==> flow/design.v <==
package params_pkg;
  parameter int COEFF_WIDTH    = 16;  
  parameter int DATA_WIDTH     = 12;  
  parameter int OUTPUT_WIDTH   = 16;  
  parameter int PIPELINE_DEPTH = 5;   
  parameter int NUM_TAPS       = 16;  
  parameter int INPUT_FRAC     = 11;  
  parameter int COEFF_FRAC     = 14;  
  parameter int OUTPUT_FRAC    = 14;  
  parameter int ACC_WIDTH      = 32;  
  localparam int PROD_WIDTH = DATA_WIDTH + COEFF_WIDTH;  
  localparam int SHIFT_RIGHT = (INPUT_FRAC + COEFF_FRAC) - OUTPUT_FRAC;  
  typedef logic signed [DATA_WIDTH-1:0]    in_t;
  typedef logic signed [COEFF_WIDTH-1:0]  coeff_t;
  typedef logic signed [PROD_WIDTH-1:0]   prod_t;
  typedef logic signed [ACC_WIDTH-1:0]    acc_t;
  typedef logic signed [OUTPUT_WIDTH-1:0] out_t;
  localparam logic [NUM_TAPS*COEFF_WIDTH-1:0] COEFF_ROM = {
    -16'sd28,
    -16'sd1014,
    -16'sd1589,
    -16'sd1638,
    -16'sd1153,
    -16'sd261,
    16'sd790,
    16'sd1710,
    16'sd2177,
    16'sd2110,
    16'sd1594,
    16'sd845,
    16'sd184,
    -16'sd179,
    -16'sd226,
    -16'sd116
  };
endpackage
import params_pkg::*;
module algorithm_core (
  input  logic                 clk,
  input  logic                 rst_n,
  input  logic                 s_valid,
  output logic                 s_ready,
  input  params_pkg::in_t      s_data,
  output logic                 m_valid,
  input  logic                 m_ready,
  output params_pkg::out_t     m_data
);
  assign s_ready = 1'b1;
  logic signed [DATA_WIDTH-1:0] samples [0:NUM_TAPS-1];
  logic valid_pipe [0:PIPELINE_DEPTH];
  logic signed [PROD_WIDTH-1:0] prods_comb [0:NUM_TAPS-1];
  params_pkg::acc_t prod_ext_comb [0:NUM_TAPS-1];
  params_pkg::acc_t stage_prod_reg   [0:NUM_TAPS-1];  
  params_pkg::acc_t stage_sum8_reg   [0:8-1];        
  params_pkg::acc_t stage_sum4_reg   [0:4-1];        
  params_pkg::acc_t stage_sum2_reg   [0:2-1];        
  params_pkg::acc_t stage_final_reg;                 
  genvar i;
  generate
    for (i = 0; i < NUM_TAPS; i++) begin : PROD_COMB
      always_comb begin
        prods_comb[i] = $signed(samples[i]) * $signed(COEFF_ROM[i*COEFF_WIDTH +: COEFF_WIDTH]);
        prod_ext_comb[i] = $signed({{(ACC_WIDTH-PROD_WIDTH){prods_comb[i][PROD_WIDTH-1]}}, prods_comb[i]});
      end
    end
  endgenerate
  integer idx;
  always_ff @(posedge clk or negedge rst_n) begin
    if (!rst_n) begin
      for (idx = 0; idx < NUM_TAPS; idx = idx + 1) begin
        samples[idx] <= '0;
      end
      for (idx = 0; idx <= PIPELINE_DEPTH; idx = idx + 1) begin
        valid_pipe[idx] <= 1'b0;
      end
      for (idx = 0; idx < NUM_TAPS; idx = idx + 1) begin
        stage_prod_reg[idx] <= '0;
      end
      for (idx = 0; idx < 8; idx = idx + 1) begin
        stage_sum8_reg[idx] <= '0;
      end
      for (idx = 0; idx < 4; idx = idx + 1) begin
        stage_sum4_reg[idx] <= '0;
      end
      for (idx = 0; idx < 2; idx = idx + 1) begin
        stage_sum2_reg[idx] <= '0;
      end
      stage_final_reg <= '0;
    end else begin
      if (s_valid && s_ready) begin
        for (idx = NUM_TAPS-1; idx >= 1; idx = idx - 1) begin
          samples[idx] <= samples[idx-1];
        end
        samples[0] <= s_data;
      end
      valid_pipe[0] <= s_valid & s_ready;
      for (idx = 0; idx < PIPELINE_DEPTH; idx = idx + 1) begin
        valid_pipe[idx+1] <= valid_pipe[idx];
      end
      for (idx = 0; idx < NUM_TAPS; idx = idx + 1) begin
        stage_prod_reg[idx] <= prod_ext_comb[idx];
      end
      for (idx = 0; idx < 8; idx = idx + 1) begin
        stage_sum8_reg[idx] <= stage_prod_reg[2*idx] + stage_prod_reg[2*idx + 1];
      end
      for (idx = 0; idx < 4; idx = idx + 1) begin
        stage_sum4_reg[idx] <= stage_sum8_reg[2*idx] + stage_sum8_reg[2*idx + 1];
      end
      for (idx = 0; idx < 2; idx = idx + 1) begin
        stage_sum2_reg[idx] <= stage_sum4_reg[2*idx] + stage_sum4_reg[2*idx + 1];
      end
      stage_final_reg <= stage_sum2_reg[0] + stage_sum2_reg[1];
    end
  end
  logic signed [ACC_WIDTH-1:0] shifted_acc;
  always_comb begin
    if (SHIFT_RIGHT >= 0)
      shifted_acc = $signed(stage_final_reg) >>> SHIFT_RIGHT;
    else
      shifted_acc = $signed(stage_final_reg) <<< (-SHIFT_RIGHT);
  end
  assign m_data  = params_pkg::out_t'(shifted_acc[OUTPUT_WIDTH-1:0]);
  assign m_valid = valid_pipe[PIPELINE_DEPTH];
endmodule
import params_pkg::*;
module algorithm_top (
  input  logic                 clk,
  input  logic                 rst_n,
  input  logic                 s_valid,
  output logic                 s_ready,
  input  params_pkg::in_t      s_data,
  output logic                 m_valid,
  input  logic                 m_ready,
  output params_pkg::out_t     m_data
);
  algorithm_core u_core (
    .clk      (clk),
    .rst_n    (rst_n),
    .s_valid  (s_valid),
    .s_ready  (s_ready),
    .s_data   (s_data),
    .m_valid  (m_valid),
    .m_ready  (m_ready),
    .m_data   (m_data)
  );
endmodule
# Reports on algorithm_top
# What the tools print for algorithm_top, step after step.
# Line numbers count from 1 in the design file above.
# Operators: Yosys type, input widths -> output width; for muxes data width and select width s.
# Cell names lack the library's common part.
# A cell with n/a has no value.
[design]
top = "algorithm_top"
clk_port = "clk"
cell_library = "sky130hd"
pvt_corner = "tt_025C_1v80"

# Elaborated design
# Counts by Yosys on the flattened word-level netlist (proc, flatten, opt, wreduce). Print and check cells are left out. Cells with the same type and inputs are merged into one.
[word_totals]
ff_bits = 929
latch_bits = 0
mem_bits_rw = 0
romBits = 0
clocked_rd_ports_x_width = 0
mem_count = 0
in_bits = 16
elab_cells = 84
[classes]
addsub = 15
multipliers = 16
div_mod_pow = 0
compare = 0
equal = 0
shift = 0
n_mux = 0
n_logic = 0
reduce_logical = 0
[ops]
columns = ["cell", "n"]
rows = [
  ["$mul 12x11->23 const B", 4],
  ["$mul 12x12->24 const B", 3],
  ["$mul 12x10->22 const B", 3],
  ["$mul 12x13->25 const B", 1],
  ["$mul 12x6->18 const B", 2],
  ["$mul 12x9->21 const B", 1],
  ["$mul 12x8->20 const B", 1],
  ["$add 27x27->27", 3],
  ["$mul 12x4->16 const B", 1],
  ["$add 25x25->26", 2],
  ["$add 25x26->27", 1],
  ["$add 25x24->26", 1],
  ["$add 22x24->25", 1],
  ["$add 23x24->25", 1],
  ["$add 24x23->25", 1],
  ["$add 24x24->25", 1],
  ["$add 23x18->24", 1],
  ["$add 22x22->23", 1],
  ["$add 20x21->22", 1],
  ["$add 21x21->22", 1],
]

# Longest topological paths
# Depth = most cells in a row (Yosys ltp): at word level without a register or memory, in the mapped netlist without a sequential cell, where the memories' decode and read muxes count.
[logic_depth]
ltp_word = 1
ABC_AREA = 0
ltp_mapped = 21
ltp_nobuf = 21

# Synthesis result
# The flow's flattened synthesis, as Yosys stat reports it; memories are mapped. The netlist is that of the ABC_AREA named above (0 if unset); the other value can give another one.
[by_type]
columns = ["cell_type", "n"]
rows = [
  ["dfrtp_1", 909],
  ["ha_1", 1374],
  ["fa_1", 569],
  ["inv_1", 1372],
  ["xnor2_1", 434],
  ["a21oi_1", 392],
  ["o21ai_0", 318],
  ["a21o_1", 191],
  ["xor2_1", 152],
  ["nand2_1", 347],
  ["nor2_1", 294],
  ["mux2_2", 69],
  ["o21bai_1", 80],
  ["nor2b_1", 81],
  ["nand3_1", 99],
  ["nor3_1", 96],
  ["o21a_1", 51],
  ["nand2b_1", 59],
]
# Not listed: further types 72, cells in them 621.
[mapped]
cell_count = 7508
synth_area_um2 = 77071.4
ff_cells = 909
buf_cells = 68
# By module: a second synthesis without flattening, with its own total; a netlist apart from the flattened one above.
[hier_totals]
hier_cells = 7374
hier_area_um2 = 76423.3
# Rows give one instance, submodules left out.
[modules]
columns = ["mod", "instances", "n_cells", "area_um2", "mod_seq_area_um2"]
rows = [
  ["algorithm_core", 1, 7374, 76423.3, 22746.8],
  ["algorithm_top", 1, 0, 0.0, 0.0],
]

# Timing after synthesis
# Path of least setup slack by OpenSTA after synthesis, without wires, with an ideal clock, recovery checks aside; 20% of the period is set as input and as output delay. Where synthesis merged equal registers, the netlist keeps one of their names.
[synth_timing]
path_kind = "reg2reg"
startpoint = "reg u_core.samples[10][11]"
endpoint = "reg u_core.stage_prod_reg[10][21]"
tclk_ns = 6.0
setup_time_ns = 0.064
t_first_pin_ns = 0.000
arrival_time_ns = 5.123
setup_slack_ns = 0.813
delay_ns = 5.187
path_stages = 17
n_path_buf = 1
period_less_setup_slack_ns = 5.187
# "delay_ns" is the arrival time less input delay plus setup time.
# "path_stages": output pins that drive a net of the path, with the launching flip-flop's if there is one; two outputs of one cell count as two.
# "period_less_setup_slack_ns" is the clock period less the worst setup slack; recovery checks do not enter. This is arithmetic on one report: input and output delays are still those of the set period (20% each).
# The rows between start and end are the longest chain of elaborated cells between them; the timing report does not say that the signal goes this way. Where chains are equally long, one stands for them.
# Each line given opens the expression or statement behind the cell; cells for indexed reads and writes are added by Yosys, which also makes memories of some case tables.
[synth_via]
cell_sequence = "dfrtp_1 clkbuf_1 inv_1 fa_1 inv_1 fa_1 fa_1 fa_1 inv_1 fa_1 inv_1 ha_1 and4_1 a221o_1 o41a_1 nor4b_1 a211o_1"
elab_chain_len = 1
[synth_lines]
columns = ["item", "line_no", "source"]
rows = [
  ["from (decl)", 49, "logic signed [DATA_WIDTH-1:0] samples [0:NUM_TAPS-1];"],
  ["from (assign)", 71, "samples[idx] <= '0;"],
  ["from (assign)", 92, "samples[idx] <= samples[idx-1];"],
  ["$mul 12x10->22", 62, "prods_comb[i] = $signed(samples[i]) * $signed(COEFF_ROM[i*COEFF_WIDTH +: COEFF_WIDTH]);"],
  ["to (assign)", 77, "stage_prod_reg[idx] <= '0;"],
  ["to (assign)", 101, "stage_prod_reg[idx] <= prod_ext_comb[idx];"],
  ["to (decl)", 53, "params_pkg::acc_t stage_prod_reg   [0:NUM_TAPS-1];"],
]

# Path in the finished layout
# Path of least setup slack in the final report of run 1 (OpenROAD, finished layout, wires in). Where an end is a register, its clock arrival counts in the times.
[layout_timing]
path_kind = "reg2reg"
startpoint = "reg u_core.samples[10][8]"
endpoint = "reg u_core.stage_prod_reg[10][21]"
tclk_ns = 7.65
setup_time_ns = 0.06
t_first_pin_ns = 0.74
arrival_time_ns = 6.44
setup_slack_ns = 1.88
path_stages = 19
n_path_buf = 0
# The rows between start and end are the longest chain of elaborated cells between them; the timing report does not say that the signal goes this way. Where chains are equally long, one stands for them.
[layout_via]
cell_sequence = "dfrtp_1 inv_1 fa_1 inv_1 fa_1 fa_1 fa_1 inv_1 fa_1 inv_1 ha_1 a21o_1 a21o_1 a21o_1 and3_1 a221o_1 o41a_1 nor4b_1 a211o_1"
elab_chain_len = 1
[layout_lines]
columns = ["item", "line_no", "source"]
rows = [
  ["from (decl)", 49, "logic signed [DATA_WIDTH-1:0] samples [0:NUM_TAPS-1];"],
  ["from (assign)", 71, "samples[idx] <= '0;"],
  ["from (assign)", 92, "samples[idx] <= samples[idx-1];"],
  ["$mul 12x10->22", 62, "prods_comb[i] = $signed(samples[i]) * $signed(COEFF_ROM[i*COEFF_WIDTH +: COEFF_WIDTH]);"],
  ["to (assign)", 77, "stage_prod_reg[idx] <= '0;"],
  ["to (assign)", 101, "stage_prod_reg[idx] <= prod_ext_comb[idx];"],
  ["to (decl)", 53, "params_pkg::acc_t stage_prod_reg   [0:NUM_TAPS-1];"],
]

# Record of 3 stored runs of the RTL-to-layout flow on algorithm_top, platform sky130hd. The runs are unordered. Constraints: input delay and output delay 20% of the set period each, output load 0.01 pF.
# "clock_period_reached_ns" means the clock period less the worst setup slack. The figure is calculated, with input and output delays left at 20% of the set period.
# "worst_path_ns" means the part of the period allowed to the worst setup path (the constraints hold back 20% at inputs and 20% at outputs) less its slack; where the path has registers, the arrival times of their clocks count too.

[[run]]
name = "run 1"
[run.settings]
CAP_MARGIN = 10
CELL_PAD_IN_SITES_DETAIL_PLACEMENT = 2
CORE_ASPECT_RATIO = 1.38
CORE_UTILIZATION = 33
CTS_CLUSTER_DIAMETER = 397
GPL_ROUTABILITY_DRIVEN = 0
MAX_ROUTING_LAYER = "met4"
MIN_ROUTING_LAYER = "met2"
PLACE_DENSITY_LB_ADDON = 0.01
SETUP_SLACK_MARGIN = -0.03
SLEW_MARGIN = 15
TNS_END_PERCENT = 40
period_ns = 7.65
CORE_MARGIN = 2
[run.results]
tns_ns = 0.000
worst_hold_slack_ns = 0.347
util_frac = 0.366
post_synth_area_um2 = 77071.4
die_footprint_um2 = 237482.0
setup_ws_ns = 1.885
clock_period_reached_ns = 5.765
worst_path_ns = 5.77
timing.worst_path_kind = "reg2reg"
final_stdcell_area_um2 = 85084.1

[[run]]
name = "run 2"
[run.settings]
ABC_AREA = 1
CAP_MARGIN = 10
CELL_PAD_IN_SITES_DETAIL_PLACEMENT = 2
CORE_ASPECT_RATIO = 1.38
CORE_UTILIZATION = 33
CTS_CLUSTER_DIAMETER = 397
GPL_ROUTABILITY_DRIVEN = 0
MAX_ROUTING_LAYER = "met5"
MIN_ROUTING_LAYER = "met2"
PLACE_DENSITY_LB_ADDON = 0.01
SETUP_SLACK_MARGIN = -0.03
SLEW_MARGIN = 15
TNS_END_PERCENT = 40
period_ns = 7.65
CORE_MARGIN = 2
[run.results]
tns_ns = 0.000
worst_hold_slack_ns = 0.346
util_frac = 0.363
post_synth_area_um2 = 88234.6
die_footprint_um2 = 271581.0
setup_ws_ns = 2.352
clock_period_reached_ns = 5.298
worst_path_ns = 5.30
timing.worst_path_kind = "reg2reg"
final_stdcell_area_um2 = 96736.5

[[run]]
name = "run 3"
[run.settings]
ABC_AREA = 1
CAP_MARGIN = 35
CELL_PAD_IN_SITES_DETAIL_PLACEMENT = 2
CORE_ASPECT_RATIO = 0.92
CORE_MARGIN = 3
CORE_UTILIZATION = 47
CTS_CLUSTER_DIAMETER = 346
MIN_ROUTING_LAYER = "met2"
period_ns = 6.0
SLEW_MARGIN = 20
[run.results]
outcome = "no results, placement failed with DPL-0033"
